==> flow/design.v <==
module fullAdder(input logic a,b,cin,
					  output logic out,cout);
	assign out = (a ^ b) ^ cin;
	assign cout = ( b & cin) | (a & b) | (a & cin);
endmodule
module nBitsADD #(parameter N=32)
					  (input logic [N-1:0] a,b,
					   input logic cin,
					   output logic [N-1:0] out,
					   output logic overflow,cout);
	logic [N-1:0] carry;  
   genvar i;
   generate 
		for(i=0;i<N;i=i+1)
			begin: generateNbitAdder
				if(i==0)
					fullAdder f(a[0],b[0],cin,out[0],carry[0]); 
				else
					fullAdder f(a[i],b[i],carry[i-1],out[i],carry[i]);
			end
   endgenerate
	assign cout = carry[N-1];
	assign overflow = (carry[N-1] ^ carry[N-2]) | 1'b0;  
endmodule 
module Register #(parameter N=32)
					  (input logic [N-1:0] in,
						input logic clk, rst, enable,
						output logic [N-1:0] out);
	always_ff @ (posedge clk) begin
		if (rst) out<={N{1'b0}};
		else if (enable) out<=in;
		else out<=out;
	end	
endmodule 
module mux4 #(parameter N=32)
				 (input logic [N-1:0]in0,in1,in2,in3,in4,in5,in6,in7,in8,in9,in10,in11,in12,in13,in14,in15,
				  input logic [3:0] sel,
				  output logic [N-1:0]out);
	assign out=(sel == 4'b0)? in0 : (sel == 4'b1)? in1 : (sel == 4'b10)? in2 : (sel == 4'b11)? in3 :
				  (sel == 4'b100)? in4 : (sel == 4'b101)? in5 : (sel == 4'b110)? in6 : (sel == 4'b111)? in7 :
				  (sel == 4'b1000)? in8 : (sel == 4'b1001)? in9 : (sel == 4'b1010)? in10 : (sel == 4'b1011)? in11 :
				  (sel == 4'b1100)? in12 : (sel == 4'b1101)? in13 : (sel == 4'b1110)? in14 : in15;				
endmodule
module nBitsAND #(parameter N=32)
					  (input logic [N-1:0]a,b,
						output logic [N-1:0]out);
	assign out = a & b;
endmodule 
module nBitsOR #(parameter N=32)
					 (input logic [N-1:0]a,b,
					  output logic [N-1:0]out);
	assign out = a | b;
endmodule 
module nBitsNOT #(parameter N=32)
					  (input logic [N-1:0]a,
						output logic [N-1:0]out);
	assign out = ~a;
endmodule 
module nBitsC2 #(parameter N=32)
					 (input logic [N-1:0]a,
					  output logic [N-1:0]out);
	assign out = (~a) + 1'b1;
endmodule 
module nBitsShift	#(parameter N=32)
						 (input logic [N-1:0] a,
						  input logic [N-1:0]shamt,
						  input logic sel,  
						  output logic [N-1:0] out);
	logic [N-1:0] outIzq, outDer;
	assign outDer = a>>shamt;		
	assign outIzq = a<<shamt;
	assign out = (sel == 1'b0) ? outDer : outIzq;
endmodule
module ALU #(parameter N=32)
				(input logic [N-1:0] a, b,
				 input logic [3:0] sel,
				 output logic z, n, v,  
				 output logic [N-1:0] result);
	logic [N-1:0] outAND, outOR, outADD, selB, outC2, outShift, nLO, nHI, Ra, Rb;
	logic HI, LO, selShift, cout; 
	assign HI = 1'b1;
	assign LO = 1'b0;
	assign nLO = {N{LO}};
	assign nHI = {N{HI}};
	assign selShift = (sel == 4'b11) ? HI : LO;  
	assign selB = (sel == 4'b1) ? Rb : outC2;  
	assign n = result[N-1];
	assign z = (result == nLO) ? 1'b1 : 1'b0;
	assign Ra = (sel != 4'b1001)? a : b;
	assign Rb = (sel != 4'b1001)? b : a;
	nBitsAND #(N) AND (Ra, Rb, outAND);
	nBitsADD #(N) ADD (Ra, selB, LO, outADD, v, cout);
	nBitsOR #(N) OR (Ra, Rb, outOR);
	nBitsC2 #(N) C2 (Rb, outC2);
	nBitsShift #(N) SHIFT (Ra, Rb, selShift, outShift);
	mux4 #(N) MUX (nLO, outADD, outADD, outShift, outShift, outAND, outOR, Rb, Ra, outADD, nHI, nHI, nHI, nHI, nHI, nHI,
						sel, result);
endmodule
module AverageUnit #(parameter N=32)
						  (input logic [N-1:0] pixel,
							output logic [N-1:0] out);
	logic [9:0] outADD1, outADD2, etapa1, etapa2, etapa3;
	nBitsADD #(10) ADD1 ({2'b0,pixel[7:0]},{2'b0,pixel[15:8]},1'b0,outADD1);
	nBitsADD #(10) ADD2 ({2'b0,pixel[23:16]}, outADD1, 1'b0, outADD2);
	nBitsADD #(10) ADD3 (outADD2, outADD2>>2'b10, 1'b0, etapa1);
	nBitsADD #(10) ADD4 (etapa1, etapa1>>3'b100, 1'b0, etapa2);
	nBitsADD #(10) ADD5 (etapa2, etapa2>>4'b1000, 1'b0, etapa3);
	assign out = etapa3>>2'b10;
endmodule 
module UmbralUnit #(parameter N=32)
						 (input logic [N-1:0] pixel,
						  input logic [N-1:0] umbral,
						  output logic  out);
	assign out = (pixel[7:0]>=umbral)? 1 : 0;
endmodule 
module PAU #(parameter N=32)
				(input logic [N-1:0] pix, umbral,
				 input logic sel,
				 output logic [N-1:0] out);
	logic [N-1:0] outProm, outUmb;
	logic umb;
	AverageUnit #(N) Prom (pix, outProm);
	UmbralUnit #(N) Umb (pix, umbral, umb);
	assign outUmb = {{(N-1){1'b0}}, umb};  
	assign out = (sel)?  outUmb : outProm;  
endmodule 
module mux3 #(parameter N=32)
				 (input logic [N-1:0] in1, in2, in3, in4, in5, in6, in7, in8,
				  input logic [2:0] sel,
				  output logic [N-1:0] out);
	assign out = (sel == 3'b0) ? in1 : (sel == 3'b1) ? in2 : (sel == 3'b10) ? in3 : (sel == 3'b11) ? in4 : 
					 (sel == 3'b100) ? in5 : (sel == 3'b101) ? in6 : (sel == 3'b110) ? in7 : in8;
endmodule
module ConditionalUnit (input logic z, v, n, enable1, enable2, clk, rst,  
								input logic [2:0] cond,  
								output logic out);  
	logic [2:0] regMem, regFlags;
	logic outCond;
	assign regFlags[0]=z;
	assign regFlags[1]=v;
	assign regFlags[2]=n;
	Register #(3) REG (regFlags, clk, rst, enable1, regMem);
	mux3 #(1) MUX (regMem[0] & 1'b1,  
					 ~(regMem[0] ^ 1'b0),  
					 ~(regMem[2] ^ regMem[1]),  
						regMem[2] ^ regMem[1],  
					 ~(regMem[0] ^ 1'b0) & ~(regMem[2] ^ regMem[1]),  
						(regMem[0] & 1'b1) | (regMem[2] ^ regMem[1]),  
						1'b0,  
						1'b1,  
						cond, outCond);
	assign out = (enable2) ? outCond : 1'b0 ;
endmodule 
module ControlUnit(input logic [9:0] InstHeader,
						 output logic RnSrc, ImmSrc, RsSrc, ResultSrc, IOFlag, PAUOp, ImmExt, FlagWrite, ALUSrc, BranchInst, MemWrite, RegWrite, MemPWrite,
						 output logic [3:0] ALUControl,
						 output logic [2:0] CondFlag,
						 output logic [1:0] MemToReg);
	always_comb begin
		if (InstHeader[6:5] == 2'b0) begin  
			if (InstHeader[4]) begin  
				if(InstHeader[3:0] == 4'b1) begin  
					RnSrc = 1'b0;
					ImmSrc = 1'b0;
					ImmExt = 1'b1;
					RegWrite = 1'b1;
					RsSrc = 1'b0;
					PAUOp = 1'b0;
					FlagWrite = 1'b0;
					ALUSrc = 1'b1;
					BranchInst = 1'b0;
					ALUControl = 4'b10;
					CondFlag = InstHeader[9:7];  
					ResultSrc = 1'b0;
					MemWrite = 1'b0;
					MemPWrite = 1'b0;
					IOFlag = 1'b0;
					MemToReg = 2'b1;
				end
				else if(InstHeader[3:0] == 4'b10) begin  
					RnSrc = 1'b0;
					ImmSrc = 1'b0;
					ImmExt = 1'b1;
					RegWrite = 1'b1;
					RsSrc = 1'b0;
					PAUOp = 1'b0;
					FlagWrite = 1'b0;
					ALUSrc = 1'b1;
					BranchInst = 1'b0;
					ALUControl = 4'b1;
					CondFlag = InstHeader[9:7];  
					ResultSrc = 1'b0;
					MemWrite = 1'b0;
					MemPWrite = 1'b0;
					IOFlag = 1'b0;
					MemToReg = 2'b1;
				end
				else if(InstHeader[3:0] == 4'b11) begin 
					RnSrc = 1'b0;
					ImmSrc = 1'b0;
					ImmExt = 1'b1;
					RegWrite = 1'b1;
					RsSrc = 1'b0;
					PAUOp = 1'b0;
					FlagWrite = 1'b0;
					ALUSrc = 1'b1;
					BranchInst = 1'b0;
					ALUControl = 4'b0111;
					CondFlag = InstHeader[9:7];  
					ResultSrc = 1'b0;
					MemWrite = 1'b0;
					MemPWrite = 1'b0;
					IOFlag = 1'b0;
					MemToReg = 2'b01;
				end
				else if(InstHeader[3:0] == 4'b110) begin 
					RnSrc = 1'b0;
					ImmSrc = 1'b0;
					ImmExt = 1'b0;
					RegWrite = 1'b1;
					RsSrc = 1'b0;
					PAUOp = 1'b0;
					FlagWrite = 1'b0;
					ALUSrc = 1'b1;
					BranchInst = 1'b0;
					ALUControl = 4'b110;
					CondFlag = InstHeader[9:7];  
					ResultSrc = 1'b0;
					MemWrite = 1'b0;
					MemPWrite = 1'b0;
					IOFlag = 1'b0;
					MemToReg = 2'b1;
				end
				else if(InstHeader[3:0] == 4'b111) begin 
					RnSrc = 1'b1;
					ImmSrc = 1'b0;
					ImmExt = 1'b1;
					RegWrite = 1'b0;
					RsSrc = 1'b0;
					PAUOp = 1'b0;
					FlagWrite = 1'b1;
					ALUSrc = 1'b1;
					BranchInst = 1'b0;
					ALUControl = 4'b10;
					CondFlag = InstHeader[9:7];  
					ResultSrc = 1'b0;
					MemWrite = 1'b0;
					MemPWrite = 1'b0;
					IOFlag = 1'b0;
					MemToReg = 2'b01;
				end
				else if(InstHeader[3:0] == 4'b1000) begin 
					RnSrc = 1'b0;
					ImmSrc = 1'b0;
					ImmExt = 1'b0;
					RegWrite = 1'b1;
					RsSrc = 1'b0;
					PAUOp = 1'b0;
					FlagWrite = 1'b0;
					ALUSrc = 1'b1;
					BranchInst = 1'b0;
					ALUControl = 4'b11;
					CondFlag = InstHeader[9:7];  
					ResultSrc = 1'b0;
					MemWrite = 1'b0;
					MemPWrite = 1'b0;
					IOFlag = 1'b0;
					MemToReg = 2'b1;
				end
				else if(InstHeader[3:0] == 4'b1001) begin 
					RnSrc = 1'b0;
					ImmSrc = 1'b0;
					ImmExt = 1'b0;
					RegWrite = 1'b1;
					RsSrc = 1'b0;
					PAUOp = 1'b0;
					FlagWrite = 1'b0;
					ALUSrc = 1'b1;
					BranchInst = 1'b0;
					ALUControl = 4'b100;
					CondFlag = InstHeader[9:7];  
					ResultSrc = 1'b0;
					MemWrite = 1'b0;
					MemPWrite = 1'b0;
					IOFlag = 1'b0;
					MemToReg = 2'b1;
				end
				else begin 
					RnSrc = 1'b0;
					ImmSrc = 1'b0;
					ImmExt = 1'b0;
					RegWrite = 1'b0;
					RsSrc = 1'b0;
					PAUOp = 1'b0;
					FlagWrite = 1'b0;
					ALUSrc = 1'b0;
					BranchInst = 1'b0;
					ALUControl = 4'b0;
					CondFlag = 3'b0;
					ResultSrc = 1'b0;
					MemWrite = 1'b0;
					MemPWrite = 1'b0;
					IOFlag = 1'b0;
					MemToReg = 2'b0;
				end
			end
			else begin  
				if(InstHeader[3:0] == 4'b1) begin  
					RnSrc = 1'b0;
					ImmSrc = 1'b0;
					ImmExt = 1'b0;
					RegWrite = 1'b1;
					RsSrc = 1'b0;
					PAUOp = 1'b0;
					FlagWrite = 1'b0;
					ALUSrc = 1'b0;
					BranchInst = 1'b0;
					ALUControl = 4'b10;
					CondFlag = InstHeader[9:7];  
					ResultSrc = 1'b0;
					MemWrite = 1'b0;
					MemPWrite = 1'b0;
					IOFlag = 1'b0;
					MemToReg = 2'b1;
				end
				else if(InstHeader[3:0] == 4'b10) begin  
					RnSrc = 1'b0;
					ImmSrc = 1'b0;
					ImmExt = 1'b0;
					RegWrite = 1'b1;
					RsSrc = 1'b0;
					PAUOp = 1'b0;
					FlagWrite = 1'b0;
					ALUSrc = 1'b0;
					BranchInst = 1'b0;
					ALUControl = 4'b1;
					CondFlag = InstHeader[9:7];  
					ResultSrc = 1'b0;
					MemWrite = 1'b0;
					MemPWrite = 1'b0;
					IOFlag = 1'b0;
					MemToReg = 2'b1;
				end
				else if (InstHeader[3:0] == 4'b11) begin  
					RnSrc = 1'b0;
					ImmSrc = 1'b0;
					ImmExt = 1'b0;
					RegWrite = 1'b1;
					RsSrc = 1'b1;
					PAUOp = 1'b0;
					FlagWrite = 1'b0;
					ALUSrc = 1'b0;
					BranchInst = 1'b0;
					ALUControl = 4'b1000;
					CondFlag = InstHeader[9:7];  
					ResultSrc = 1'b0;
					MemWrite = 1'b0;
					MemPWrite = 1'b0;
					IOFlag = 1'b0;
					MemToReg = 2'b01;
				end
				else if (InstHeader[3:0] == 4'b110) begin  
					RnSrc = 1'b0;
					ImmSrc = 1'b0;
					ImmExt = 1'b0;
					RegWrite = 1'b1;
					RsSrc = 1'b0;
					PAUOp = 1'b0;
					FlagWrite = 1'b0;
					ALUSrc = 1'b0;
					BranchInst = 1'b0;
					ALUControl = 4'b110;
					CondFlag = InstHeader[9:7];  
					ResultSrc = 1'b0;
					MemWrite = 1'b0;
					MemPWrite = 1'b0;
					IOFlag = 1'b0;
					MemToReg = 2'b1;
				end
				else if (InstHeader[3:0] == 4'b111) begin  
					RnSrc = 1'b0;
					ImmSrc = 1'b0;
					ImmExt = 1'b0;
					RegWrite = 1'b0;
					RsSrc = 1'b1;
					PAUOp = 1'b0;
					FlagWrite = 1'b1;
					ALUSrc = 1'b0;
					BranchInst = 1'b0;
					ALUControl = 4'b1001;
					CondFlag = InstHeader[9:7];  
					ResultSrc = 1'b0;
					MemWrite = 1'b0;
					MemPWrite = 1'b0;
					IOFlag = 1'b0;
					MemToReg = 2'b0;
				end
				else if (InstHeader[3:0] == 4'b1000) begin  
					RnSrc = 1'b0;
					ImmSrc = 1'b0;
					ImmExt = 1'b0;
					RegWrite = 1'b1;
					RsSrc = 1'b0;
					PAUOp = 1'b0;
					FlagWrite = 1'b0;
					ALUSrc = 1'b0;
					BranchInst = 1'b0;
					ALUControl = 4'b11;
					CondFlag = InstHeader[9:7];  
					ResultSrc = 1'b0;
					MemWrite = 1'b0;
					MemPWrite = 1'b0;
					IOFlag = 1'b0;
					MemToReg = 2'b1;
				end
				else if (InstHeader[3:0] == 4'b1001) begin  
					RnSrc = 1'b0;
					ImmSrc = 1'b0;
					ImmExt = 1'b0;
					RegWrite = 1'b1;
					RsSrc = 1'b0;
					PAUOp = 1'b0;
					FlagWrite = 1'b0;
					ALUSrc = 1'b0;
					BranchInst = 1'b0;
					ALUControl = 4'b100;
					CondFlag = InstHeader[9:7];  
					ResultSrc = 1'b0;
					MemWrite = 1'b0;
					MemPWrite = 1'b0;
					IOFlag = 1'b0;
					MemToReg = 2'b1;
				end
				else if (InstHeader[3:0] == 4'b1010) begin  
					RnSrc = 1'b0;
					ImmSrc = 1'b0;
					ImmExt = 1'b0;
					RegWrite = 1'b1;
					RsSrc = 1'b0;
					PAUOp = 1'b0;
					FlagWrite = 1'b0;
					ALUSrc = 1'b0;
					BranchInst = 1'b0;
					ALUControl = 4'b0;
					CondFlag = InstHeader[9:7];  
					ResultSrc = 1'b1;
					MemWrite = 1'b0;
					MemPWrite = 1'b0;
					IOFlag = 1'b0;
					MemToReg = 2'b1;
				end
				else if (InstHeader[3:0] == 4'b1011) begin  
					RnSrc = 1'b0;
					ImmSrc = 1'b0;
					ImmExt = 1'b0;
					RegWrite = 1'b1;
					RsSrc = 1'b0;
					PAUOp = 1'b1;
					FlagWrite = 1'b0;
					ALUSrc = 1'b0;
					BranchInst = 1'b0;
					ALUControl = 4'b0;
					CondFlag = InstHeader[9:7];  
					ResultSrc = 1'b1;
					MemWrite = 1'b0;
					MemPWrite = 1'b0;
					IOFlag = 1'b0;
					MemToReg = 2'b1;
				end
				else begin  
					RnSrc = 1'b0;
					ImmSrc = 1'b0;
					ImmExt = 1'b0;
					RegWrite = 1'b0;
					RsSrc = 1'b0;
					PAUOp = 1'b0;
					FlagWrite = 1'b0;
					ALUSrc = 1'b0;
					BranchInst = 1'b0;
					ALUControl = 4'b0;
					CondFlag = 3'b0;
					ResultSrc = 1'b0;
					MemWrite = 1'b0;
					MemPWrite = 1'b0;
					IOFlag = 1'b0;
					MemToReg = 2'b0;
				end
			end
		end
		else if(InstHeader[6:5] == 2'b1) begin  
			if (InstHeader[4:3] == 2'b0) begin  
				RnSrc = 1'b0;
				ImmSrc = 1'b0;
				ImmExt = 1'b1;
				RegWrite = 1'b0;
				RsSrc = 1'b1;
				PAUOp = 1'b0;
				FlagWrite = 1'b0;
				ALUSrc = 1'b1;
				BranchInst = 1'b0;
				ALUControl = 4'b1;
				CondFlag = 3'b0;
				ResultSrc = 1'b0;
				MemWrite = 1'b1;
				MemPWrite = 1'b0;
				IOFlag = 1'b0;
				MemToReg = 2'b0;
			end
			else if (InstHeader[4:3] == 2'b1) begin  
				RnSrc = 1'b0;
				ImmSrc = 1'b0;
				ImmExt = 1'b0;
				RegWrite = 1'b1;
				RsSrc = 1'b1;
				PAUOp = 1'b0;
				FlagWrite = 1'b0;
				ALUSrc = 1'b0;
				BranchInst = 1'b0;
				ALUControl = 4'b1000;
				CondFlag = InstHeader[9:7];  
				ResultSrc = 1'b0;
				MemWrite = 1'b0;
				MemPWrite = 1'b0;
				IOFlag = 1'b0;
				MemToReg = 2'b10;
			end
			else if (InstHeader[4:3] == 2'b10) begin  
				RnSrc = 1'b0;
				ImmSrc = 1'b0;
				ImmExt = 1'b0;
				RegWrite = 1'b0;
				RsSrc = 1'b1;
				PAUOp = 1'b0;
				FlagWrite = 1'b0;
				ALUSrc = 1'b0;
				BranchInst = 1'b0;
				ALUControl = 4'b1000;
				CondFlag = InstHeader[9:7];  
				ResultSrc = 1'b0;
				MemWrite = 1'b0;
				MemPWrite = 1'b1;
				IOFlag = 1'b0;
				MemToReg = 2'b1;
			end
			else if (InstHeader[4:3] == 2'b11) begin  
				RnSrc = 1'b0;
				ImmSrc = 1'b0;
				ImmExt = 1'b1;
				RegWrite = 1'b1;
				RsSrc = 1'b1;
				PAUOp = 1'b0;
				FlagWrite = 1'b0;
				ALUSrc = 1'b1;
				BranchInst = 1'b0;
				ALUControl = 4'b1;
				CondFlag = InstHeader[9:7];  
				ResultSrc = 1'b0;
				MemWrite = 1'b0;
				MemPWrite = 1'b0;
				IOFlag = 1'b0;
				MemToReg = 2'b0;
			end
			else begin  
				RnSrc = 1'b0;
				ImmSrc = 1'b0;
				ImmExt = 1'b0;
				RegWrite = 1'b0;
				RsSrc = 1'b0;
				PAUOp = 1'b0;
				FlagWrite = 1'b0;
				ALUSrc = 1'b0;
				BranchInst = 1'b0;
				ALUControl = 4'b0;
				CondFlag = 3'b0;
				ResultSrc = 1'b0;
				MemWrite = 1'b0;
				MemPWrite = 1'b0;
				IOFlag = 1'b0;
				MemToReg = 2'b0;
			end
		end
		else if (InstHeader[6:5] == 2'b10) begin  
			RnSrc = 1'b0;
			ImmSrc = 1'b1;
			ImmExt = 1'b0;
			RegWrite = 1'b0;
			RsSrc = 1'b0;
			PAUOp = 1'b0;
			FlagWrite = 1'b0;
			ALUSrc = 1'b1;
			BranchInst = 1'b1;
			ALUControl = 4'b111;
			CondFlag = InstHeader[9:7];
			ResultSrc = 1'b0;
			MemWrite = 1'b0;
			MemPWrite = 1'b0;
			IOFlag = 1'b0;
			MemToReg = 2'b1;
		end
		else begin  
			RnSrc = 1'b0;
			ImmSrc = 1'b0;
			ImmExt = 1'b0;
			RegWrite = 1'b0;
			RsSrc = 1'b0;
			PAUOp = 1'b0;
			FlagWrite = 1'b0;
			ALUSrc = 1'b0;
			BranchInst = 1'b0;
			ALUControl = 4'b0;
			CondFlag = 3'b0;
			ResultSrc = 1'b0;
			MemWrite = 1'b0;
			MemPWrite = 1'b0;
			IOFlag = 1'b0;
			MemToReg = 2'b0;
		end
	end 
endmodule 
module Extend (input logic [26:0] imm,
					input logic ImmSrc, ImmExt,
					output logic [31:0] ExtImm);
	logic [31:0] ext14, ext27;
	assign ext14 = (ImmExt) ? { {18{ imm[13] }} , imm[13:0]} : { {18{ 1'b0 }} , imm[13:0]};  
	assign ext27 = (ImmExt) ? { {5{ imm[26] }} , imm} : { {5{ 1'b0 }} , imm };  
	assign ExtImm = (ImmSrc) ? ext27 : ext14;
endmodule 
module RegisterFile #(parameter N=4, M=32)
			(input logic clk,
			input logic rst,
			input logic WE3,
			input logic [N-1:0] A1,
			input logic [N-1:0] A2,
			input logic [N-1:0] A3,
			input logic [M-1:0] WD3,
			input logic [M-1:0] R15,
			output logic [M-1:0] RD1,
			output logic [M-1:0] RD2);
logic [31:0]rf[16];  
logic [31:0] rd1f, rd2f;
always_ff@(posedge clk)
	if (rst) begin
		for (int k = 0; k < 16; k++) rf[k] <= 32'b0;
	end
	else if (WE3) rf[A3] <= WD3;
	assign rd1f = (WE3 && A3 == A1) ? WD3 : rf[A1];
	assign rd2f = (WE3 && A3 == A2) ? WD3 : rf[A2];
	assign RD1 = (A1==4'b1111)? R15:rd1f;
	assign RD2 = (A1==4'b1111)? R15:rd2f;
endmodule
module Fetch #(parameter N = 32)
              (input  logic clk, rst, PCsrc,
		  		   input  logic [N-1:0] PCalu,
				   input  logic [N-1:0] imem_rdata,
				   output logic [N-1:0] inst,
					output logic [N-1:0] PCout);
	logic [N-1:0] PCin, PCplus1;
	Register #(N) PC (PCin, clk, rst, 1'b1, PCout);
	nBitsADD #(N) Sumador (PCout, 32'b1, 1'b0, PCplus1);
	assign inst = imem_rdata;  
	assign PCin = (PCsrc)? PCalu : PCplus1;
endmodule
module Decode #(parameter N=32)
					(input logic [N-1:0] inst, PC, DataWrite,
					 input logic [3:0] Rd,
					 input logic clk, rst, RegWrite,
					 output logic [N-1:0] Ra, Rb, ExtImm,
					 output logic [3:0] RdOut,
					 output logic MemPWrite, RegWriteOut, MemWrite, BranchInst, ALUSrc, FlagWrite, PAUOp, IOFlag, ResultSrc,
					 output logic [3:0] ALUControl,
					 output logic [2:0] CondFlag,
					 output logic [1:0] MemToReg);
	logic RnSrc, ImmSrc, RsSrc, ImmExt;
	logic [3:0] A1, A2;
	logic [26:0] ImmMux;
	ControlUnit UnidadControl (inst[31:22], RnSrc, ImmSrc, RsSrc, ResultSrc, IOFlag, PAUOp, ImmExt, FlagWrite, ALUSrc, 
										BranchInst, MemWrite, RegWriteOut, MemPWrite, ALUControl, CondFlag, MemToReg);
	RegisterFile #(4, N) BancoRegistro (clk, rst, RegWrite, A1, A2, Rd,	DataWrite, PC, Ra, Rb);
	Extend Extension (ImmMux, ImmSrc, ImmExt, ExtImm);
	assign ImmMux = (ImmSrc) ? inst[26:0] : { {13{1'b0}},inst[13:0]};
	assign A1 = (RnSrc) ? inst[17:14] : inst[21:18];
	assign A2 = (RsSrc) ? inst[17:14] : inst[13:10];
	assign RdOut = inst[17:14];
endmodule 
module Execute #(parameter N=32)
					(input logic MemPWrite, RegWrite, MemWrite, BranchInst, ALUSrc, FlagWrite, PAUOp, IOFlag, ResultSrc, clk, rst,
					 input logic [1:0] MemToReg,
					 input logic [3:0] ALUControl,
					 input logic [2:0] CondFlag,
					 input logic [31:0] Ra, Rb, ExtIm,
					 input logic [3:0] Rd,
					 output logic PCSrc, RegWriteOut, MemWriteOut, MemPWriteOut, IOFlagOut,
					 output logic [1:0] MemToRegOut,
					 output logic [N-1:0] ALUResult, WriteData, 
					 output logic [3:0] RdOut);
	logic z, v, n, enable2, condi;
	logic [31:0] ALUOut, APUout, RbMux;
	assign MemPWriteOut = MemPWrite;
	assign MemToRegOut = MemToReg;
	assign MemWriteOut = MemWrite;
	assign IOFlagOut = IOFlag;
	assign RdOut = Rd;
	assign WriteData = Rb;
	assign enable2 = BranchInst | RegWrite;  
	assign RegWriteOut = condi & RegWrite;  
	assign PCSrc = condi & BranchInst;  
	ConditionalUnit UniCondicion (z, v, n, FlagWrite, enable2, clk, rst, CondFlag, condi);
	ALU #(32) ALUnit (Ra, RbMux, ALUControl, z, n, v, ALUOut);
	PAU #(32) PAUnit (Ra, Rb,PAUOp, APUout);
	assign RbMux = (ALUSrc) ? ExtIm : Rb;
	assign ALUResult = (ResultSrc) ? APUout : ALUOut;
endmodule 
module MemoryStage #(parameter N = 32) 
						  (input logic clk, MEMWrite, MemPWrite, PCSrc, RegWrite, IOFlag,
							input logic [1:0] MemToReg,
							input logic [N-1:0] address, WriteData,
							input logic [3:0] RdIn,
							input logic [N-1:0] dmem_rdata,
							input logic [1:0] pmem_rdata,
							output logic [N-1:0] ReadDataDataMem, ReadDataPixMem, ALUresultOut,
							output logic [3:0]  RdOut,
							output logic PCSrcOut, RegWriteOut, IOFlagOut,
							output logic [1:0] MemToRegOut);
	assign ReadDataDataMem = dmem_rdata;
	assign ReadDataPixMem = {{(N-2){1'b0}}, pmem_rdata};
	assign ALUresultOut = address;
	assign RdOut = RdIn;
	assign PCSrcOut = PCSrc;
	assign RegWriteOut = RegWrite;
	assign IOFlagOut = IOFlag;
	assign MemToRegOut = MemToReg;
endmodule
module WriteBack #(parameter N=32)
						(input logic PCSrc, RegWrite, IOFlag,
						 input logic [1:0] MemToReg,
						 input logic [N-1:0] IOIn, ReadData, ReadDataP, ALUOut, 
						 input logic [3:0] Rd,
						 output logic [N-1:0] OutData, 
						 output logic [3:0] RdOut,
						 output logic PCSrcOut, RegWriteOut);
	logic [N-1:0] Result;
	assign Result = (MemToReg == 2'b0) ? ReadData : (MemToReg == 2'b1) ? ALUOut : (MemToReg == 2'b10) ? ReadDataP : 32'b0;
	assign OutData = (IOFlag) ? IOIn : Result;
	assign PCSrcOut = PCSrc;
	assign RegWriteOut = RegWrite;
	assign RdOut = Rd;
endmodule   
module ArquitecturaHybridARMIPS(input logic clk, reset,
										  output logic [31:0] imem_addr,
										  input logic [31:0] imem_rdata,
										  output logic [31:0] mem_addr,
										  output logic dmem_we,
										  output logic [31:0] dmem_wdata,
										  input logic [31:0] dmem_rdata,
										  output logic pmem_we,
										  output logic [1:0] pmem_wdata,
										  input logic [1:0] pmem_rdata,
										  output logic rf_we,
										  output logic [3:0] rf_waddr,
										  output logic [31:0] rf_wdata);
	logic enable;
	logic [31:0] inDE, PC, DataWrite, PCalu, IOIn, outFE;
	logic [3:0] Rd;
	logic PCSrc, RegWrite;
	logic [117:0] outDE, inEXE;
	logic [74:0] outEXE, inMEM;
	logic [104:0] outMEM, inWB;
	assign enable = 1'b1;
	assign IOIn = 32'b0;
	assign imem_addr = PC;
	assign mem_addr = inMEM[31:0];
	assign dmem_we = inMEM[72];
	assign dmem_wdata = inMEM[63:32];
	assign pmem_we = inMEM[73];
	assign pmem_wdata = inMEM[33:32];
	assign rf_we = RegWrite;
	assign rf_waddr = Rd;
	assign rf_wdata = DataWrite;
	Fetch #(32) IF (clk, reset, PCSrc,
		  		   DataWrite,
				   imem_rdata,
				   outFE, PC);
	Decode #(32) DE (inDE, PC, DataWrite,
					 Rd,
					 clk, reset, RegWrite,
					 outDE[95:64], outDE[63:32], outDE[31:0],  
					 outDE[99:96],  
					 outDE[100], outDE[101], outDE[102], outDE[103], outDE[104],  
					 outDE[105], outDE[106], outDE[107], outDE[108],   
					 outDE[112:109],  
					 outDE[115:113],  
					 outDE[117:116]);  
	Execute #(32) EXE (inEXE[100], inEXE[101], inEXE[102], inEXE[103], inEXE[104],  
					  inEXE[105], inEXE[106], inEXE[107], inEXE[108],  
					  clk, reset,
					  inEXE[117:116],  
					  inEXE[112:109],  
					  inEXE[115:113],  
					  inEXE[95:64], inEXE[63:32], inEXE[31:0],  
					  inEXE[99:96],  
					  outEXE[70], outEXE[71], outEXE[72], outEXE[73], outEXE[74],  
					  outEXE[69:68],  
					  outEXE[31:0], outEXE[63:32],  
					  outEXE[67:64]);  
	MemoryStage #(32) MEM (clk,
							inMEM[72], inMEM[73], inMEM[70], inMEM[71], inMEM[74],  
							inMEM[69:68],  
							inMEM[31:0], inMEM[63:32],  
							inMEM[67:64],  
							dmem_rdata, pmem_rdata,
							outMEM[31:0], outMEM[63:32], outMEM[95:64],  
							outMEM[99:96],  
							outMEM[102], outMEM[103], outMEM[104],  
							outMEM[101:100]);  
	WriteBack #(32) WB (inWB[102], inWB[103], inWB[104],  
						 inWB[101:100],  
						 IOIn, inWB[31:0], inWB[63:32], inWB[95:64],  
						 inWB[99:96],  
						 DataWrite, 
						 Rd,
						 PCSrc, RegWrite);
	Register #(32) IF_DE (outFE, clk, reset, enable, inDE);
	Register #(118) DE_EXE (outDE, clk, reset, enable, inEXE);
	Register #(75) EXE_MEM (outEXE, clk, reset, enable, inMEM);
	Register #(105) MEM_WB (outMEM, clk, reset, enable, inWB);
endmodule
=== From RTL to reports: ArquitecturaHybridARMIPS ===
What the tools print for ArquitecturaHybridARMIPS, step after step.
Lines are those of the file above, counted from 1.
Operators carry their Yosys type and port widths (W data, S select, Z words).
Cell names lack the library's common part.
The mark - stands for no value.

* Top: ArquitecturaHybridARMIPS
* Clock: clk
* Library: sky130hd
* Library corner: tt_025C_1v80

=== Word-level counts ===
Yosys after proc, flatten, opt, wreduce and memory -nomap, before mapping. Enables and synchronous resets that opt folds into registers are not counted as muxes. Memory bits, and registers merged into a memory's read port (data or address), are not among the register bits. Print and check cells are not counted.
Memory sizes are those after Yosys's memory passes, which may raise the word count (mostly to a power of two), join words into wider ones and drop unused or constant bits.

* Register bits after elaboration: 332
* Bits in latches: 0
* Bits in writable memories: 512
* Memory bits (read-only): 0
* Memories: 1
* Bits of input ports: 68
* Output and inout bits: 137
* Cells after elaboration: 757

* $add $sub $neg: 1
* $mul: 0
* Divide/modulo/power cells: 0
* Magnitude comparators: 1
* Equal/unequal tests: 35
* Shifts and indexed selects: 2
* Muxes and demuxes: 175
* Bitwise operators: 518
* Reductions and logical operators: 13

{| class="wikitable"
|+ Memories
! memory !! depth !! width !! line !! text
|-
| DE.BancoRegistro.rf || 16 || 32 || 639 || <nowiki>logic [31:0]rf[16];</nowiki>
|}

{| class="wikitable"
|+ Operators with widths
! operator !! number
|-
| $mux W32 || 28
|-
| $and A1 B1 Y1 || 225
|-
| $xor A1 B1 Y1 || 167
|-
| $or A1 B1 Y1 || 118
|-
| $mux W1 || 93
|-
| $mux W4 || 21
|-
| $mux W3 || 26
|-
| $add A32 B1 Y32 const B || 1
|-
| $and A32 B32 Y32 || 1
|-
| $or A32 B32 Y32 || 1
|-
| $shl A32 B32 Y32 || 1
|-
| $shr A32 B32 Y32 || 1
|-
| $not A32 Y32 || 1
|-
| $logic_not A32 Y1 || 1
|-
| $ge A8 B32 Y1 || 1
|-
| $eq A4 B4 Y1 const B || 7
|-
| $mux W27 || 1
|-
| $eq A4 B3 Y1 const B || 6
|-
| $eq A4 B2 Y1 const B || 4
|-
| $reduce_or A11 Y1 || 1
|-
| $reduce_or A10 Y1 || 1
|-
| $mux W2 || 5
|-
| $eq A3 B3 Y1 const B || 3
|-
| $eq A2 B2 Y1 const B || 4
|-
| $eq A4 B1 Y1 const B || 2
|-
| $eq A4 B4 Y1 || 2
|-
| $mux W8 || 1
|-
| $eq A2 B1 Y1 const B || 3
|}

Not listed: further kinds 11, cells in them 19.

=== Longest topological paths ===
Longest topological path by Yosys (ltp), each cell counted once; first at word level (registers and memories cut), then after technology mapping (sequential cells cut; the memories' decode and read muxes count).

* Word-level depth: 109
* ABC_AREA: 0
* Gate-level depth with buffers: 54
* Mapped depth without buffers: 48

=== After synthesis ===
The flow's flattened synthesis, as Yosys stat reports it; memories are mapped. The netlist is that of the ABC_AREA named above (0 if unset); the other value can give another one.

{| class="wikitable"
|+ Cells by type
! cell type !! number !! area in all (sq um)
|-
| edfxtp_1 || 512 || 1.54E+04
|-
| dfxtp_1 || 328 || 6.57E+03
|-
| mux4_2 || 147 || 3.31E+03
|-
| nor2_1 || 796 || 2.99E+03
|-
| nand2_1 || 754 || 2.83E+03
|-
| mux2i_1 || 198 || 1.98E+03
|-
| clkbuf_1 || 346 || 1.3E+03
|-
| a21oi_1 || 239 || 1.2E+03
|-
| fa_1 || 58 || 1.16E+03
|-
| nor2b_1 || 169 || 1.06E+03
|-
| a311oi_1 || 102 || 893.357
|-
| nand3_1 || 175 || 875.84
|-
| buf_4 || 111 || 833.299
|-
| ha_1 || 59 || 738.208
|-
| a211oi_1 || 97 || 728.198
|-
| o21ai_0 || 135 || 675.648
|-
| a31oi_1 || 92 || 575.552
|-
| mux2_2 || 45 || 506.736
|}

Not listed: further types 72, cells in them 959.

* Cells in the netlist: 5322
* Synthesis area: 49884.1 sq um
* Sequential area: 21941.0 sq um
* Flip-flop cells: 840
* Buffers: 575

By module: a second synthesis without flattening, with its own total; a netlist apart from the flattened one above.

* Cell total of the unflattened synthesis: 5757
* Area total of the unflattened synthesis: 61799.3 sq um

Rows give one instance, submodules left out.

{| class="wikitable"
|+ Modules
! module !! instances !! cells !! area (sq um) !! seq. area (sq um)
|-
| RegisterFile || 1 || 1820 || 27654.0 || 15374.7
|-
| mux4 (N=32) || 1 || 900 || 5861.9 || 0.0
|-
| nBitsShift (N=32) || 1 || 607 || 4349.2 || 0.0
|-
| Register (N=118) || 1 || 380 || 4156.5 || 2362.3
|-
| Register (N=105) || 1 || 339 || 3756.1 || 2102.0
|-
| Register (N=75) || 1 || 242 || 2716.4 || 1501.4
|-
| Register (N=32) || 2 || 103 || 1163.6 || 640.6
|-
| fullAdder || 114 || 1 || 20.0 || 0.0
|-
| Execute (N=32) || 1 || 116 || 1415.1 || 0.0
|-
| ALU (N=32) || 1 || 295 || 1366.3 || 0.0
|-
| WriteBack (N=32) || 1 || 123 || 1282.5 || 0.0
|-
| Fetch (N=32) || 1 || 70 || 792.0 || 0.0
|-
| MemoryStage (N=32) || 1 || 106 || 792.0 || 0.0
|-
| nBitsC2 (N=32) || 1 || 91 || 655.6 || 0.0
|}

Further modules, not shown: 14.

=== Worst setup path after synthesis ===
OpenSTA on the mapped netlist: ideal clock, no wires. The path of least setup slack (recovery checks aside). Input and output delay are each 20% of the period. Register names are those of the netlist, which keeps one name where synthesis merged equal registers.

* Kind: register -> register
* From: reg DE_EXE.out[104]
* To: reg EXE.UniCondicion.REG.out[0]
* Period: 14000 ps
* Library setup time: 59 ps
* Time at the first pin: 0 ps
* Arrival: 14475 ps
* Data required time: 13941 ps
* Setup slack: -534 ps
* Path delay: 14534 ps
* Stages on the path: 54
* Buffers on the path: 6
* Synthesis period reached: 14534 ps

"path delay" = arrival - input delay + setup time.
"stages on the path" counts driving pins, that of a launching flip-flop among them; a cell with two outputs on the path counts twice.
"synthesis period reached" = period - worst setup slack (recovery checks aside). The figure is calculated, with input and output delays left at 20% of the set period.
The rows between start and end are the longest chain of elaborated cells between them; the timing report does not say that the signal goes this way. Where chains are equally long, one stands for them.
Each line given opens the expression or statement behind the cell; cells for indexed reads and writes are added by Yosys, which also makes memories of some case tables.
A register here has more assigning lines than the two given.

* Path through: dfxtp_1 -> buf_6 -> mux2_2 -> buf_2 -> mux2i_4 -> buf_2 -> buf_2 -> buf_4 -> buf_2 -> nor2_1 -> xnor2_1 -> fa_1 -> inv_1 -> fa_1 -> fa_1 -> fa_1 -> inv_1 -> fa_1 -> [18 not listed] -> fa_1 -> fa_1 -> fa_1 -> fa_1 -> fa_1 -> fa_1 -> fa_1 -> fa_1 -> inv_1 -> fa_1 -> fa_1 -> o221ai_1 -> o21ai_0 -> a41o_1 -> a31oi_1 -> nand4_1 -> nor4_1 -> a31o_1
* Length of the longest elaborated chain: 109
* Elaborated cells between the ends (all ways): 237
* RTL lines with such cells: 16
* Those cells by class: add/sub: 1; shift: 2; mux: 16; logic: 217; reduce/logical: 1

{| class="wikitable"
|+ Ends and longest elaborated chain, post-synthesis
! element !! line !! text
|-
| start: declaration || 28 || <nowiki>output logic [N-1:0] out);</nowiki>
|-
| start: assignment || 31 || <nowiki>else if (enable) out<=in;</nowiki>
|-
| start: assignment || 32 || <nowiki>else out<=out;</nowiki>
|-
| $mux W32 || 710 || <nowiki>assign RbMux = (ALUSrc) ? ExtIm : Rb;</nowiki>
|-
| $mux W32 || 90 || <nowiki>assign Rb = (sel != 4'b1001)? b : a;</nowiki>
|-
| $not A32 Y32 || 62 || <nowiki>assign out = (~a) + 1'b1;</nowiki>
|-
| $add A32 B1 Y32 || 62 ||
|-
| $mux W32 || 86 || <nowiki>assign selB = (sel == 4'b1) ? Rb : outC2;</nowiki>
|-
| $and A1 B1 Y1 (2 in a row) || 4 || <nowiki>assign cout = ( b & cin) | (a & b) | (a & cin);</nowiki>
|-
| $or A1 B1 Y1 (2 in a row) || 4 ||
|-
| [85 not listed] || - ||
|-
| $or A1 B1 Y1 (2 in a row) || 4 ||
|-
| $xor A1 B1 Y1 || 3 || <nowiki>assign out = (a ^ b) ^ cin;</nowiki>
|-
| $mux W32 (2 in a row) || 41 || <nowiki>(sel == 4'b1000)? in8 : (sel == 4'b1001)? in9 : (sel == 4'b1010)? in10 : (sel == 4'b1011)? in11 :</nowiki>
|-
| $mux W32 (4 in a row) || 40 || <nowiki>(sel == 4'b100)? in4 : (sel == 4'b101)? in5 : (sel == 4'b110)? in6 : (sel == 4'b111)? in7 :</nowiki>
|-
| $mux W32 (4 in a row) || 39 || <nowiki>assign out=(sel == 4'b0)? in0 : (sel == 4'b1)? in1 : (sel == 4'b10)? in2 : (sel == 4'b11)? in3 :</nowiki>
|-
| $logic_not A32 Y1 || 88 || <nowiki>assign z = (result == nLO) ? 1'b1 : 1'b0;</nowiki>
|-
| $mux W1 || 88 ||
|-
| end: assignment || 31 ||
|-
| end: assignment || 32 ||
|-
| end: declaration || 28 ||
|}

=== Timing after layout ===
From the final timing report of entry A: the path of least setup slack in the routed layout; clock arrival at registers is part of the times.
The report prints the path's times to 10 ps; the period is as set.

* Kind: register -> register
* From: reg DE_EXE.out[111]
* To: reg EXE.UniCondicion.REG.out[0]
* Period: 10300 ps
* Library setup time: 50 ps
* Time at the first pin: 700 ps
* Arrival: 14050 ps
* Data required time: 10960 ps
* Setup slack: -3090 ps
* Stages on the path: 51
* Buffers on the path: 2

The rows between start and end are the longest chain of elaborated cells between them; the timing report does not say that the signal goes this way. Where chains are equally long, one stands for them.
A register here has more assigning lines than the two given.

* Path through: dfxtp_2 -> buf_12 -> and4bb_4 -> nand2_2 -> o21ai_2 -> ha_2 -> inv_2 -> fa_2 -> inv_2 -> fa_2 -> fa_2 -> fa_2 -> inv_2 -> fa_2 -> inv_2 -> fa_2 -> fa_2 -> inv_2 -> [15 not listed] -> fa_2 -> fa_2 -> fa_2 -> fa_2 -> fa_2 -> fa_2 -> fa_2 -> inv_2 -> fa_2 -> fa_1 -> o221ai_2 -> o21ai_1 -> a41o_1 -> a31oi_1 -> nand4_1 -> nor4_2 -> buf_4 -> a31o_1
* Length of the longest elaborated chain: 109
* Elaborated cells between the ends (all ways): 248
* Those cells by class: add/sub: 1; eq/ne: 10; shift: 2; mux: 16; logic: 217; reduce/logical: 2

{| class="wikitable"
|+ Ends and longest elaborated chain, post-layout
! element !! line !! text
|-
| start: declaration || 28 || <nowiki>output logic [N-1:0] out);</nowiki>
|-
| start: assignment || 31 || <nowiki>else if (enable) out<=in;</nowiki>
|-
| start: assignment || 32 || <nowiki>else out<=out;</nowiki>
|-
| $ne A4 B4 Y1 || 90 || <nowiki>assign Rb = (sel != 4'b1001)? b : a;</nowiki>
|-
| $mux W32 || 90 ||
|-
| $not A32 Y32 || 62 || <nowiki>assign out = (~a) + 1'b1;</nowiki>
|-
| $add A32 B1 Y32 || 62 ||
|-
| $mux W32 || 86 || <nowiki>assign selB = (sel == 4'b1) ? Rb : outC2;</nowiki>
|-
| $and A1 B1 Y1 (2 in a row) || 4 || <nowiki>assign cout = ( b & cin) | (a & b) | (a & cin);</nowiki>
|-
| $or A1 B1 Y1 (2 in a row) || 4 ||
|-
| [85 not listed] || - ||
|-
| $or A1 B1 Y1 (2 in a row) || 4 ||
|-
| $xor A1 B1 Y1 || 3 || <nowiki>assign out = (a ^ b) ^ cin;</nowiki>
|-
| $mux W32 (2 in a row) || 41 || <nowiki>(sel == 4'b1000)? in8 : (sel == 4'b1001)? in9 : (sel == 4'b1010)? in10 : (sel == 4'b1011)? in11 :</nowiki>
|-
| $mux W32 (4 in a row) || 40 || <nowiki>(sel == 4'b100)? in4 : (sel == 4'b101)? in5 : (sel == 4'b110)? in6 : (sel == 4'b111)? in7 :</nowiki>
|-
| $mux W32 (4 in a row) || 39 || <nowiki>assign out=(sel == 4'b0)? in0 : (sel == 4'b1)? in1 : (sel == 4'b10)? in2 : (sel == 4'b11)? in3 :</nowiki>
|-
| $logic_not A32 Y1 || 88 || <nowiki>assign z = (result == nLO) ? 1'b1 : 1'b0;</nowiki>
|-
| $mux W1 || 88 ||
|-
| end: assignment || 31 ||
|-
| end: assignment || 32 ||
|-
| end: declaration || 28 ||
|}

Subject: flow runs of ArquitecturaHybridARMIPS

Hi,

ArquitecturaHybridARMIPS through Yosys and OpenROAD on sky130hd: 4 stored runs, unordered, with their settings and measured results. The constraints put input and output delay at 20% of the set period each and load the outputs with 0.01 pF.
"worst setup path time": the worst setup path's part of the clock period (all of it between registers, 20% less for each end at a port) less its slack. A launch clock that arrives late makes it longer, a capture clock that arrives late makes it shorter.
"power" rests on the timing tool's default activity at the inputs, not on a simulated workload.
"worst setup path time" is known to 10 ps.

Entry A
==> flow/run.sh <==
#!/bin/bash
# the make line also repeats the synthesis and layout settings of config.mk as NAME=value (left out here)
make -C /OpenROAD-flow-scripts/flow DESIGN_CONFIG=/design/flow/config.mk WORK_HOME=/design/flow/orfs CLKGATE_MAP_FILE= finish
==> flow/config.mk <==
export PLATFORM = sky130hd
export DESIGN_NAME = ArquitecturaHybridARMIPS
export DESIGN_NICKNAME = ArquitecturaHybridARMIPS
export VERILOG_FILES = /design/flow/design.v
export SDC_FILE = /design/flow/constraint.sdc
export NUM_CORES = 4
export LEC_CHECK = 0
export ABC_AREA = 0
export CAP_MARGIN = 20
export CELL_PAD_IN_SITES_DETAIL_PLACEMENT = 0
export CORE_ASPECT_RATIO = 1.97
export CORE_MARGIN = 5
export CORE_UTILIZATION = 41
export CTS_CLUSTER_SIZE = 77
export GPL_TIMING_DRIVEN = 1
export MAX_ROUTING_LAYER = met5
export PLACE_DENSITY = 0.77
export SLEW_MARGIN = 20
export TNS_END_PERCENT = 20
==> flow/constraint.sdc <==
create_clock -name core_clock -period 10.3 [get_ports {clk}]
set_input_delay 2.0600 -clock core_clock [delete_from_list [all_inputs] [get_ports {clk}]]
set_output_delay 2.0600 -clock core_clock [all_outputs]
set_load 0.01 [all_outputs]

==> results of entry A <==
chip area after synthesis (Yosys): 49884.1 sq um
die area: 129148.0 sq um
utilization: 47.6%
worst setup slack after layout: -3086 ps
worst hold slack: 411 ps
power: 10473 uW
worst setup path time: 13390 ps
worst setup path kind: register -> register

Entry B
==> flow/run.sh <==
#!/bin/bash
# the make line also repeats the synthesis and layout settings of config.mk as NAME=value (left out here)
make -C /OpenROAD-flow-scripts/flow DESIGN_CONFIG=/design/flow/config.mk WORK_HOME=/design/flow/orfs CLKGATE_MAP_FILE= finish
==> flow/config.mk <==
export PLATFORM = sky130hd
export DESIGN_NAME = ArquitecturaHybridARMIPS
export DESIGN_NICKNAME = ArquitecturaHybridARMIPS
export VERILOG_FILES = /design/flow/design.v
export SDC_FILE = /design/flow/constraint.sdc
export NUM_CORES = 4
export LEC_CHECK = 0
export CAP_MARGIN = 20
export CELL_PAD_IN_SITES_GLOBAL_PLACEMENT = 0
export CORE_MARGIN = 5
export CORE_UTILIZATION = 19
export CTS_CLUSTER_DIAMETER = 232
export GPL_TIMING_DRIVEN = 0
export MIN_ROUTING_LAYER = met2
export PLACE_DENSITY_LB_ADDON = 0.06
export SETUP_SLACK_MARGIN = -0.71
export SLEW_MARGIN = 35
==> flow/constraint.sdc <==
create_clock -name core_clock -period 12.5 [get_ports {clk}]
set_input_delay 2.5000 -clock core_clock [delete_from_list [all_inputs] [get_ports {clk}]]
set_output_delay 2.5000 -clock core_clock [all_outputs]
set_load 0.01 [all_outputs]

==> results of entry B <==
chip area after synthesis (Yosys): 49884.1 sq um
die area: 272897.0 sq um
utilization: 24.1%
worst setup slack after layout: -1754 ps
worst hold slack: 406 ps
power: 9790 uW
worst setup path time: 14250 ps
worst setup path kind: register -> register

Entry C
==> flow/run.sh <==
#!/bin/bash
# the make line also repeats the synthesis and layout settings of config.mk as NAME=value (left out here)
make -C /OpenROAD-flow-scripts/flow DESIGN_CONFIG=/design/flow/config.mk WORK_HOME=/design/flow/orfs CLKGATE_MAP_FILE= finish
==> flow/config.mk <==
export PLATFORM = sky130hd
export DESIGN_NAME = ArquitecturaHybridARMIPS
export DESIGN_NICKNAME = ArquitecturaHybridARMIPS
export VERILOG_FILES = /design/flow/design.v
export SDC_FILE = /design/flow/constraint.sdc
export NUM_CORES = 4
export LEC_CHECK = 0
export ABC_AREA = 1
export CAP_MARGIN = 10
export CORE_MARGIN = 5
export CORE_UTILIZATION = 40
export CTS_CLUSTER_DIAMETER = 150
export HOLD_SLACK_MARGIN = 0.16
export MAX_ROUTING_LAYER = met4
export SETUP_SLACK_MARGIN = 0.21
export SLEW_MARGIN = 15
==> flow/constraint.sdc <==
create_clock -name core_clock -period 13.0 [get_ports {clk}]
set_input_delay 2.6000 -clock core_clock [delete_from_list [all_inputs] [get_ports {clk}]]
set_output_delay 2.6000 -clock core_clock [all_outputs]
set_load 0.01 [all_outputs]

==> results of entry C <==
chip area after synthesis (Yosys): 48306.3 sq um
die area: 127817.0 sq um
utilization: 45.3%
worst setup slack after layout: 198 ps
worst hold slack: 396 ps
power: 7833 uW
worst setup path time: 12800 ps
worst setup path kind: register -> register

Entry D
==> flow/run.sh <==
#!/bin/bash
# the make line also repeats the synthesis and layout settings of config.mk as NAME=value (left out here)
make -C /OpenROAD-flow-scripts/flow DESIGN_CONFIG=/design/flow/config.mk WORK_HOME=/design/flow/orfs CLKGATE_MAP_FILE= finish
==> flow/config.mk <==
export PLATFORM = sky130hd
export DESIGN_NAME = ArquitecturaHybridARMIPS
export DESIGN_NICKNAME = ArquitecturaHybridARMIPS
export VERILOG_FILES = /design/flow/design.v
export SDC_FILE = /design/flow/constraint.sdc
export NUM_CORES = 4
export LEC_CHECK = 0
export CAP_MARGIN = 20
export CORE_MARGIN = 5
export CORE_UTILIZATION = 40
export SETUP_SLACK_MARGIN = 2.95
export SLEW_MARGIN = 20
==> flow/constraint.sdc <==
create_clock -name core_clock -period 13.7 [get_ports {clk}]
set_input_delay 2.7400 -clock core_clock [delete_from_list [all_inputs] [get_ports {clk}]]
set_output_delay 2.7400 -clock core_clock [all_outputs]
set_load 0.01 [all_outputs]

==> results of entry D <==
chip area after synthesis (Yosys): 49884.1 sq um
die area: 131874.0 sq um
utilization: 45.4%
worst setup slack after layout: 944 ps
worst hold slack: 409 ps
power: 7546 uW
worst setup path time: 12760 ps
worst setup path kind: register -> register

Regards
